==> flow/design.v <==
`timescale 1ns / 1ps
module helper_bcd_to_7seg(
    input wire [3:0] bcd_in,
    output reg [6:0] seg_out
);
    always @(*) begin
        case (bcd_in)
            4'd0: seg_out = 7'b1000000;
            4'd1: seg_out = 7'b1111001;
            4'd2: seg_out = 7'b0100100;
            4'd3: seg_out = 7'b0110000;
            4'd4: seg_out = 7'b0011001;
            4'd5: seg_out = 7'b0010010;
            4'd6: seg_out = 7'b0000010;
            4'd7: seg_out = 7'b1111000;
            4'd8: seg_out = 7'b0000000;
            4'd9: seg_out = 7'b0010000;
            4'd10: seg_out = 7'b0111111;  
            default: seg_out = 7'b1111111;  
        endcase
    end
endmodule
`timescale 1ns / 1ps
module seven_seg_display(
    input wire clk,
    input wire reset,  
    input wire [15:0] bcd_digit,   
    output wire [6:0] seg,  
    output wire [3:0] an            
);
    reg [2:0] digit_index;
    reg [3:0] current_bcd;
    reg [19:0] refresh_counter;
    wire [6:0] seg_out;
    helper_bcd_to_7seg d5 (.bcd_in(current_bcd),.seg_out(seg_out));
    always @(posedge clk or posedge reset) begin
        if (reset) begin
            refresh_counter <= 0;
            digit_index <= 0;
        end else begin
            refresh_counter <= refresh_counter + 1;
            if (refresh_counter == 10) begin
                refresh_counter <= 0;
                digit_index <= digit_index + 1;
                if (digit_index == 3'd3)  
                    digit_index <= 0;
            end
        end
    end
    always @(*) begin
        case (digit_index)
            3'd0: current_bcd = bcd_digit[3:0];      
            3'd1: current_bcd = bcd_digit[7:4];      
            3'd2: current_bcd = bcd_digit[11:8];     
            3'd3: current_bcd = bcd_digit[15:12];    
            default: current_bcd = 4'd15;            
        endcase
    end 
    assign seg = seg_out;
reg [3:0] an_reg;
always @(*) begin
    case (digit_index)
        3'd0: an_reg = 4'b1110;  
        3'd1: an_reg = 4'b1101;  
        3'd2: an_reg = 4'b1011;  
        3'd3: an_reg = 4'b0111;  
        default: an_reg = 4'b1111;
    endcase
end
assign an = an_reg;
endmodule
`timescale 1ns / 1ps
module bin_to_bcd #( parameter W = 18)   
  ( input [W-1:0] bin,   
    output reg [W+(W-4)/3:0] bcd);  
  integer i,j;
  always @(bin) begin
    for(i = 0; i <= W+(W-4)/3; i = i+1) bcd[i] = 0;      
    bcd[W-1:0] = bin;                                    
    for(i = 0; i <= W-4; i = i+1)                        
      for(j = 0; j <= i/3; j = j+1)                      
        if (bcd[W-i+4*j -: 4] > 4)                       
          bcd[W-i+4*j -: 4] = bcd[W-i+4*j -: 4] + 4'd3;  
  end
endmodule
`timescale 1ns / 1ps
  module serial_parallel_multiplier(
    input clk, rst,
    input start,
    input [7:0] x, y,
    output reg [15:0] P,
    output reg flag
    );
     reg state;
    reg [7:0] x_reg;
    reg [7:0] y_reg;
    reg s;
    reg [3:0] counter;
    always @(posedge clk , posedge rst) begin
        if (rst) begin
            flag <= 0;
            x_reg <= 0;
            y_reg <= 0;
            P <= 0;
            counter <= 0;
            state <= 0;
        end
        else if (start && state == 0) begin
            state <= 1;
            flag <= 0;
               s <= x[7] ^ y[7];
            y_reg <= y[7] ? (~y + 1) : y;
            x_reg <= x[7] ? (~x + 1) : x;
                P <= 0;
           counter <= 8;
        end
        else if (state) begin
            if (counter > 0) begin
                P <= P + (y_reg[0] ? ({8'b0, x_reg} << (8 - counter)) : 0);
                y_reg <= {y_reg[7], y_reg[7:1]};
                counter <= counter - 1;
            end
            else begin
                P <= s ? (~P + 1) : P;
                flag <= 1;
                state <= 0;
            end
        end
    end
endmodule
`timescale 1ns / 1ps
module top_control_unit(
    input wire clk,
    input wire reset,
    input wire btnL,
    input wire btnR,
    input wire btnC,
    input wire [7:0] multiplicand,
    input wire [7:0] multiplier,
    output wire [6:0] seg,
    output wire [3:0] an,
    output led
);
    wire left_pressed, right_pressed, start_pressed;
    pushbutton_detector pb_left (
        .clk(clk),
        .reset(reset),
        .x(btnL),
        .z(left_pressed)
    );
    pushbutton_detector pb_right (
        .clk(clk),
        .reset(reset),
        .x(btnR),
        .z(right_pressed)
    );
    pushbutton_detector pb_center (
        .clk(clk),
        .reset(reset),
        .x(btnC),
        .z(start_pressed)
    );
    wire [15:0] product;
    wire done;
    serial_parallel_multiplier spm (
        .clk(clk),
        .rst(reset),
        .start(start_pressed),
        .x(multiplicand),
        .y(multiplier),
        .P(product),
        .flag(done)
    );
    assign led = done;
    wire [19:0] bcd_unsigned;
    wire sign_bit = product[15];
    wire [15:0] productabs = sign_bit ? (~product + 1) : product;
    bin_to_bcd #(.W(16)) converter (
        .bin(productabs),
        .bcd(bcd_unsigned)
    );
    reg [1:0] state;
    wire [3:0] d0 = bcd_unsigned[3:0];
    wire [3:0] d1 = bcd_unsigned[7:4];
    wire [3:0] d2 = bcd_unsigned[11:8];
    wire [3:0] d3 = bcd_unsigned[15:12];
    wire [3:0] d4 = bcd_unsigned[19:16];
    wire [3:0] d5 = sign_bit ? 4'd10 : 4'd15;
    reg [15:0] active_digits;   
    wire tick;
    clockDivider #(50) divide (clk,reset,tick);
   always @(posedge clk or posedge reset) begin
    if (reset)
        state <= 0;
    else if (tick) begin
        case (state)
            2'd0: if (right_pressed) state <= 1;
            2'd1: begin
                if (right_pressed) state <= 2;
                else if (left_pressed) state <= 0;
            end
            2'd2: if (left_pressed) state <= 1;
            default: state <= 0;
        endcase
    end
end
    always @(*) begin
        case (state)
            2'd0: active_digits = {d5, d4, d3, d2};  
            2'd1: active_digits = {d5, d3, d2, d1};  
            2'd2: active_digits = {d5, d2, d1, d0};  
            default: active_digits = {d5, d4, d3, d2};
        endcase
    end
    seven_seg_display display_unit (
        .clk(clk),
        .reset(reset),
        .bcd_digit(active_digits),  
        .seg(seg),
        .an(an)
    );
endmodule
module pushbutton_detector(
input clk,reset,x,
output z
    );
wire tick;
clockDivider #(50) divide (clk,reset,tick);
wire out;
debouncer deb(clk,tick,reset,x,out);
wire out2;
synchronizer sync(clk,tick,reset,out,out2);
wire out3;
rising_edge rizz(clk,tick,reset,out2,out3);
assign z = out3;     
endmodule
module rising_edge(
input clk, en, reset, x,
output reg z
    );
    reg x_prev;
    always @(posedge clk or posedge reset) begin
        if (reset) begin
            x_prev <= 0;
            z <= 0;
        end else if (en) begin
            z <= x & ~x_prev;   
            x_prev <= x;
        end
    end
endmodule
module debouncer(input clk, en, rst, in, output out);
reg q1,q2,q3;
always@(posedge clk, posedge rst) begin
if(rst == 1'b1) begin
q1 <= 0;
q2 <= 0;
q3 <= 0;
end
else if (en) begin
q1 <= in;
q2 <= q1;
q3 <= q2;
end
end
assign out = (rst) ? 0 : q1&q2&q3;
endmodule
module synchronizer ( input wire clk, en, rst, sig, output reg sig1 );
 reg meta;
 always @(posedge clk, posedge rst) begin
 if (rst) begin
 meta <= 0;
 sig1 <= 0;
 end
 else if (en) begin
 meta <= sig;
 sig1 <= meta;
 end
 end
endmodule
module clockDivider #(parameter n = 50000000)
(input clk, rst, output tick);
wire [31:0] count;
reg clk_out;
counter_x_bit #(32,n) counterMod
(.clk(clk), .reset(rst),.en(1'b1), .count(count));
assign tick = (count == n-1) && !clk_out;
always @ (posedge clk, posedge rst) begin
if (rst)  
clk_out <= 0;
else if (count == n-1)
clk_out <= ~ clk_out;
end
endmodule
module counter_x_bit #(parameter x = 3, n = 6)
(input clk, reset, en, output reg [x-1:0] count);
always @(posedge clk, posedge reset) begin
if (reset == 1)
    count <= 0; 
else if(!en)
    count <= count; 
else if(count == n-1)
    count <= 0; 
else
    count <= count + 1;
end
endmodule
---- Step by step through the tools: top_control_unit ----
Tool output for the design above before and after an edit, in the order of the flow.
Lines under "before" count in the file above, lines under "after" in the edited file.
"change" is "after" less "before", of the values as shown.
Cell names lack the library's common part.
Not given: n/a
inputs
  top module .............................. top_control_unit
  clock input ............................. clk
  standard-cell library ................... sky130hd
  library corner .......................... tt_025C_1v80

---- Diff ----
The edit as a unified diff against the file above.
The edited RTL no longer does the same as the RTL above: the edit was made by script, with no optimisation intended.
begin of diff
@@ -175,5 +175,5 @@
     wire [19:0] bcd_unsigned;
     wire sign_bit = product[15];
-    wire [15:0] productabs = sign_bit ? (~product + 1) : product;
+    wire [15:0] productabs = (~product + 1);
     bin_to_bcd #(.W(16)) converter (
         .bin(productabs),
end of diff

---- Word level ----
Yosys after proc, flatten, opt, wreduce and memory -nomap, before mapping. Memory bits, and registers merged into a memory's read port (data or address), are not among the register bits. Print and check cells are not counted. Equal cells are merged and count once.
Yosys's memory passes give these memory sizes; they may raise the number of words (mostly to a power of two), join words into wider ones and drop unused or constant bits.
bit counts
  element                          before  after  change
  word-level cells                 253     252    -1
  bits in read-only memories       112     112    0
  register bits after elaboration  217     217    0
  output and inout bits            12      12     0
  memory cells                     1       1      0
  input port bits                  21      21     0
cells by class
  element               before  after  change
  bitwise logic cells   22      22     0
  $add $sub $neg        47      47     0
  mux-type cells        73      72     -1
  shift operators       1       1      0
  eq/ne operators       15      15     0
  reduce/logical cells  18      18     0
  $lt $le $gt $ge       36      36     0
memories
  element                                  before      after
  words x width with read and write ports  16x7 r1 w0  16x7 r1 w0
operator list
  cell               before  after  change
  16-bit 2-to-1 mux  6       5      -1
Unchanged operator kinds not shown: 47.

---- Longest topological paths ----
Yosys ltp: most cells in a row. Word level: on the elaborated netlist, between registers, memories and ports. Mapped: between sequential cells and ports; inverters and the memories' decode and read muxes count.
logic depth
  element                        before  after  change
  depth in word-level cells      31      30     -1
  ABC_AREA                       0       0      n/a
  gate-level depth with buffers  75      72     -3
  depth with buffers taken out   72      69     -3

---- After synthesis ----
Source: synth_stat.txt of the flow (Yosys; design flattened, memories mapped). It holds for the ABC_AREA given above (unset counts as 0); a run with the other value may have another netlist.
cell types
  cell       before  after  change
  nand2_1    223     205    -18
  nor2_1     204     190    -14
  nor3_1     62      74     +12
  a211oi_1   25      35     +10
  a21o_1     18      28     +10
  xnor2_1    163     172    +9
  buf_4      10      1      -9
  buf_2      8       17     +9
  mux2_2     41      49     +8
  nand2b_1   17      25     +8
  nor2b_1    16      8      -8
  o2111ai_1  11      3      -8
  nand4_1    48      55     +7
  clkbuf_1   39      46     +7
  and2_1     24      17     -7
  a31o_2     9       2      -7
  a311o_1    1       8      +7
  mux2i_1    37      43     +6
Unchanged cell types not shown: 28.
The list need not be complete.
mapped netlist
  element                            before     after      change
  sequential part of the area (mm²)  0.0054615  0.0054615  0.0000000
  buffers                            68         73         +5
  chip area (Yosys) (mm²)            0.0193723  0.0194086  +0.0000363
  cells in the netlist               2313       2297       -16
  flip-flops                         218        218        0
The figures by module come from a second, unflattened synthesis with its own total; it is not the netlist above.
unflattened totals
  element                                        before     after      change
  cell total of the unflattened synthesis        2305       2298       -7
  area total of the unflattened synthesis (mm²)  0.0194499  0.0193961  -0.0000538
Rows give one instance, submodules left out.
modules, before
  module                      times used  area (mm²)  seq. area (mm²)  cells
  counter_x_bit               4           0.0016003   0.0008008        149
  bin_to_bcd (W=16)           1           0.0060833   0                905
  serial_parallel_multiplier  1           0.003347    0.0009809        427
  seven_seg_display           1           0.001305    0.0005756        123
  top_control_unit            1           0.0006469   0.0000763        97
  clockDivider (n=50)         4           0.0001476   0.000025         16
  debouncer                   3           0.0001226   0.0000751        8
  rising_edge                 3           0.0000851   0.00005          7
  synchronizer                3           0.0000763   0.00005          5
  helper_bcd_to_7seg          1           0.000224    0                33
  pushbutton_detector         3           0           0                0
modules, after
  module                      times used  area (mm²)  seq. area (mm²)  cells
  counter_x_bit               4           0.0016003   0.0008008        149
  bin_to_bcd (W=16)           1           0.0060833   0                905
  serial_parallel_multiplier  1           0.003347    0.0009809        427
  seven_seg_display           1           0.001305    0.0005756        123
  top_control_unit            1           0.0005931   0.0000763        90
  clockDivider (n=50)         4           0.0001476   0.000025         16
  debouncer                   3           0.0001226   0.0000751        8
  rising_edge                 3           0.0000851   0.00005          7
  synchronizer                3           0.0000763   0.00005          5
  helper_bcd_to_7seg          1           0.000224    0                33
  pushbutton_detector         3           0           0                0

---- Timing after synthesis ----
Source: OpenSTA report_checks on the synthesized netlist (no wires, ideal clock, input and output delay 20% of the period each), path of least setup slack; recovery checks are left aside. Register names are those of the netlist, which keeps one name where synthesis merged equal registers.
path after synthesis
  element                              before              after               change
  path type                            register -> output  register -> output  n/a
  start point                          register spm.P[3]   register spm.P[5]   n/a
  end point                            output seg[3]       output seg[0]       n/a
  data arrival time (ns)               14.857              14.110              -0.747
  slack (ns)                           9.143               9.890               +0.747
  path delay (ns)                      14.857              14.110              -0.747
  clock period (ns)                    30.0                30.0                0.0
  required time (ns)                   24.000              24.000              0.000
  external output delay (ns)           6.000               6.000               0.000
  buffers on the path                  4                   5                   +1
  stages                               71                  65                  -6
  time at the first pin (ns)           0.000               0.000               0.000
  period reached after synthesis (ns)  20.857              20.11               -0.747
"path delay" = arrival - input delay + setup time.
At an output port there is no setup time.
"stages" counts driving pins, that of a launching flip-flop among them; a cell with two outputs on the path counts twice.
"period reached after synthesis" is the clock period less the worst setup slack; recovery checks do not enter. This is arithmetic on one report: input and output delays are still those of the set period (20% each).
The rows between start and end are the longest chain of elaborated cells between them; the timing report does not say that the signal goes this way. Where chains are equally long, one stands for them.
A line is the first line of the expression or statement that the cell stems from. Yosys adds cells for indexed reads and writes and turns some case tables into memories.
The chain passes a memory read, where the word-level depth is cut; so it can be longer than that depth.
A register here has more assigning lines than the two given.
between the ends, after synthesis, before
  path through ............................ dfrtp_1 -> buf_4 -> or4_4 -> or3_1 -> clkbuf_1 -> o21ai_1 -> and2_1 -> nand2_1 -> ha_1 -> xnor2_1 -> xnor2_1 -> ha_1 -> nor3b_1 -> a21oi_1 -> nand3_2 -> inv_2 -> ha_1 -> clkbuf_1 -> (+35 left out) -> o211ai_1 -> mux2i_1 -> or3_1 -> and2_1 -> ha_1 -> o31ai_1 -> mux2_2 -> o21a_1 -> xnor2_1 -> nor2_1 -> a211oi_1 -> nor4b_1 -> o21ai_1 -> or2_2 -> clkbuf_1 -> ha_1 -> inv_1 -> a221oi_1
  length of the longest elaborated chain .. 32
  elaborated cells between the ends (all ways) .. 111
  classes of those cells .................. 36 x add/sub; 35 x compare; 38 x mux; 1 x logic; 1 x memory
ends and longest elaborated chain, after synthesis, before
  element                                                   line  RTL
  start: declaration                                        91    output reg [15:0] P,
  start: assignment                                         119   P <= P + (y_reg[0] ? ({8'b0, x_reg} << (8 - counter)) : 0);
  start: assignment                                         124   P <= s ? (~P + 1) : P;
  16-bit inverter                                           177
  16-bit by 1-bit adder with 16-bit output                  177
  16-bit 2-to-1 mux                                         177
  3-bit by 2-bit adder with 4-bit output                    83    bcd[W-i+4*j -: 4] = bcd[W-i+4*j -: 4] + 4'd3;
  4-bit 2-to-1 mux                                          82    if (bcd[W-i+4*j -: 4] > 4)
  4-bit by 3-bit greater-than comparator with 1-bit output  82
  4-bit 2-to-1 mux                                          82
  (+18 left out)                                            n/a
  4-bit by 2-bit adder with 4-bit output                    83
  4-bit 2-to-1 mux                                          82
  4-bit by 2-bit adder with 4-bit output                    83
  4-bit 2-to-1 mux                                          82
  12-bit parallel mux with 2-bit select                     208   case (state)
  4-bit parallel mux with 4-bit select                      51    case (digit_index)
  memory read 16 x 7 bit                                    7     case (bcd_in)
  end: declaration                                          140   output wire [6:0] seg,
between the ends, after synthesis, after
  path through ............................ dfrtp_1 -> or4_4 -> o41a_1 -> a21o_1 -> nand2_1 -> ha_1 -> clkbuf_1 -> nand2b_1 -> mux2i_1 -> xnor2_2 -> o2bb2ai_1 -> xor2_1 -> ha_1 -> clkbuf_1 -> inv_1 -> o211ai_1 -> and3_1 -> or3_1 -> (+29 left out) -> nor4bb_1 -> a311oi_1 -> xnor2_1 -> ha_1 -> nor2_1 -> o221a_1 -> a311o_1 -> a21o_1 -> xnor2_1 -> ha_1 -> o21ai_1 -> xnor2_1 -> o31ai_1 -> a211oi_1 -> o32a_1 -> a2111o_1 -> or4_1 -> nand3_1
  length of the longest elaborated chain .. 31
  elaborated cells between the ends (all ways) .. 110
  classes of those cells .................. 36 x add/sub; 35 x compare; 37 x mux; 1 x logic; 1 x memory
ends and longest elaborated chain, after synthesis, after
  element                                                   line  RTL
  start: declaration                                        91    output reg [15:0] P,
  start: assignment                                         119   P <= P + (y_reg[0] ? ({8'b0, x_reg} << (8 - counter)) : 0);
  start: assignment                                         124   P <= s ? (~P + 1) : P;
  16-bit inverter                                           177
  16-bit by 1-bit adder with 16-bit output                  177
  3-bit by 2-bit adder with 4-bit output                    83    bcd[W-i+4*j -: 4] = bcd[W-i+4*j -: 4] + 4'd3;
  4-bit 2-to-1 mux                                          82    if (bcd[W-i+4*j -: 4] > 4)
  4-bit by 3-bit greater-than comparator with 1-bit output  82
  4-bit 2-to-1 mux                                          82
  4-bit by 3-bit greater-than comparator with 1-bit output  82
  (+17 left out)                                            n/a
  4-bit by 2-bit adder with 4-bit output                    83
  4-bit 2-to-1 mux                                          82
  4-bit by 2-bit adder with 4-bit output                    83
  4-bit 2-to-1 mux                                          82
  12-bit parallel mux with 2-bit select                     208   case (state)
  4-bit parallel mux with 4-bit select                      51    case (digit_index)
  memory read 16 x 7 bit                                    7     case (bcd_in)
  end: declaration                                          140   output wire [6:0] seg,

---- Worst path after layout ----
From the final timing report of each run of pair A: the path of least setup slack in the routed layout; clock arrival at registers is part of the times.
path post-layout
  element                     before              after               change
  path type                   register -> output  register -> output  n/a
  start point                 register spm.P[3]   register spm.P[0]   n/a
  end point                   output seg[3]       output seg[0]       n/a
  data arrival time (ns)      17.87               16.98               -0.89
  time at the first pin (ns)  0.50                0.51                +0.01
  stages                      68                  63                  -5
  slack (ns)                  1.49                2.38                +0.89
  buffers on the path         1                   1                   0
  external output delay (ns)  4.84                4.84                0.00
  clock period (ns)           24.2                24.2                0.0
  required time (ns)          19.36               19.36               0.00
The rows between start and end are the longest chain of elaborated cells between them; the timing report does not say that the signal goes this way. Where chains are equally long, one stands for them.
The chain passes a memory read, where the word-level depth is cut; so it can be longer than that depth.
A register here has more assigning lines than the two given.
between the ends, post-layout, before
  path through ............................ dfrtp_1 -> or4_4 -> or3_1 -> o21ai_1 -> and2_1 -> nand2_1 -> ha_1 -> xnor2_1 -> xnor2_1 -> ha_1 -> nor3b_1 -> a21oi_1 -> nand3_2 -> inv_2 -> ha_1 -> inv_1 -> and3_1 -> a2111o_1 -> (+32 left out) -> mux2i_1 -> o21ai_0 -> and2_1 -> ha_1 -> o31ai_1 -> xnor2_1 -> ha_1 -> o21a_1 -> xnor2_1 -> nor2_1 -> a211oi_1 -> nor4b_1 -> o21ai_1 -> or2_2 -> ha_1 -> inv_1 -> a221oi_1 -> clkdlybuf4s50_1
  length of the longest elaborated chain .. 32
  elaborated cells between the ends (all ways) .. 111
  classes of those cells .................. 36 x add/sub; 35 x compare; 38 x mux; 1 x logic; 1 x memory
ends and longest elaborated chain, post-layout, before
  element                                                   line  RTL
  start: declaration                                        91    output reg [15:0] P,
  start: assignment                                         119   P <= P + (y_reg[0] ? ({8'b0, x_reg} << (8 - counter)) : 0);
  start: assignment                                         124   P <= s ? (~P + 1) : P;
  16-bit inverter                                           177
  16-bit by 1-bit adder with 16-bit output                  177
  16-bit 2-to-1 mux                                         177
  3-bit by 2-bit adder with 4-bit output                    83    bcd[W-i+4*j -: 4] = bcd[W-i+4*j -: 4] + 4'd3;
  4-bit 2-to-1 mux                                          82    if (bcd[W-i+4*j -: 4] > 4)
  4-bit by 3-bit greater-than comparator with 1-bit output  82
  4-bit 2-to-1 mux                                          82
  (+18 left out)                                            n/a
  4-bit by 2-bit adder with 4-bit output                    83
  4-bit 2-to-1 mux                                          82
  4-bit by 2-bit adder with 4-bit output                    83
  4-bit 2-to-1 mux                                          82
  12-bit parallel mux with 2-bit select                     208   case (state)
  4-bit parallel mux with 4-bit select                      51    case (digit_index)
  memory read 16 x 7 bit                                    7     case (bcd_in)
  end: declaration                                          140   output wire [6:0] seg,
between the ends, post-layout, after
  path through ............................ dfrtp_1 -> inv_1 -> ha_1 -> nor3b_1 -> and4_1 -> xor2_1 -> nand2_1 -> ha_1 -> nand2b_1 -> mux2i_1 -> xnor2_2 -> o2bb2ai_1 -> xor2_1 -> ha_1 -> inv_1 -> o211ai_1 -> and3_1 -> or3_1 -> (+27 left out) -> a311oi_1 -> xnor2_1 -> ha_1 -> nor2_1 -> o221a_1 -> a311o_1 -> a21o_1 -> xnor2_1 -> ha_1 -> o21ai_1 -> xnor2_1 -> o31ai_1 -> a211oi_1 -> o32a_1 -> a2111o_1 -> or4_1 -> nand3_1 -> clkdlybuf4s50_1
  length of the longest elaborated chain .. 31
  elaborated cells between the ends (all ways) .. 110
  classes of those cells .................. 36 x add/sub; 35 x compare; 37 x mux; 1 x logic; 1 x memory
ends and longest elaborated chain, post-layout, after
  element                                                   line  RTL
  start: declaration                                        91    output reg [15:0] P,
  start: assignment                                         119   P <= P + (y_reg[0] ? ({8'b0, x_reg} << (8 - counter)) : 0);
  start: assignment                                         124   P <= s ? (~P + 1) : P;
  16-bit inverter                                           177
  16-bit by 1-bit adder with 16-bit output                  177
  3-bit by 2-bit adder with 4-bit output                    83    bcd[W-i+4*j -: 4] = bcd[W-i+4*j -: 4] + 4'd3;
  4-bit 2-to-1 mux                                          82    if (bcd[W-i+4*j -: 4] > 4)
  4-bit by 3-bit greater-than comparator with 1-bit output  82
  4-bit 2-to-1 mux                                          82
  4-bit by 3-bit greater-than comparator with 1-bit output  82
  (+17 left out)                                            n/a
  4-bit by 2-bit adder with 4-bit output                    83
  4-bit 2-to-1 mux                                          82
  4-bit by 2-bit adder with 4-bit output                    83
  4-bit 2-to-1 mux                                          82
  12-bit parallel mux with 2-bit select                     208   case (state)
  4-bit parallel mux with 4-bit select                      51    case (digit_index)
  memory read 16 x 7 bit                                    7     case (bcd_in)
  end: declaration                                          140   output wire [6:0] seg,

---- Layout results ----
Both versions went through the flow (Yosys, OpenROAD) with the same settings in each pair. Constraints: input delay and output delay 20% of the set period each, output load 0.01 pF.
flow settings, pair A
  CORE_UTILIZATION ........................ 40
  period_ns ............................... 24.2
  CAP_MARGIN .............................. 20
  CORE_MARGIN ............................. 2
  SLEW_MARGIN ............................. 20
final reports, pair A
  element                                                  before     after      change
  die size (mm²)                                           0.0502074  0.0502993  +0.0000919
  setup slack of the worst path (ns)                       1.492      2.381      +0.889
  area of the standard cells in the finished layout (mm²)  0.0209814  0.0209801  -0.0000013
  summed negative setup slack (ns)                         0.000      0.000      0.000
  reached clock period (ns)                                22.708     21.819     -0.889
  post-route utilization (%)                               43.9       43.8       -0.1
  chip area in the Yosys report (mm²)                      0.0193723  0.0194086  +0.0000363
flow settings, pair B
  ABC_AREA ................................ 0
  CELL_PAD_IN_SITES_DETAIL_PLACEMENT ...... 0
  CELL_PAD_IN_SITES_GLOBAL_PLACEMENT ...... 0
  CORE_ASPECT_RATIO ....................... 1.37
  CORE_UTILIZATION ........................ 64
  CTS_CLUSTER_SIZE ........................ 98
  GPL_ROUTABILITY_DRIVEN .................. 1
  SLEW_MARGIN ............................. 10
  period_ns ............................... 18.5
  CAP_MARGIN .............................. 20
  CORE_MARGIN ............................. 2
final reports, pair B
  element                                                  before     after      change
  die size (mm²)                                           0.0316942  0.0317523  +0.0000581
  setup slack of the worst path (ns)                       0.517      0.469      -0.048
  area of the standard cells in the finished layout (mm²)  0.0215957  0.0218935  +0.0002978
  summed negative setup slack (ns)                         0.000      0.000      0.000
  reached clock period (ns)                                17.983     18.031     +0.048
  post-route utilization (%)                               72.4       73.4       +1.0
  chip area in the Yosys report (mm²)                      0.0193723  0.0194086  +0.0000363
"reached clock period": clock period set for the run, less the worst setup slack. It is reckoned from that one timing run; input and output delays stay at 20% of the period that was set.
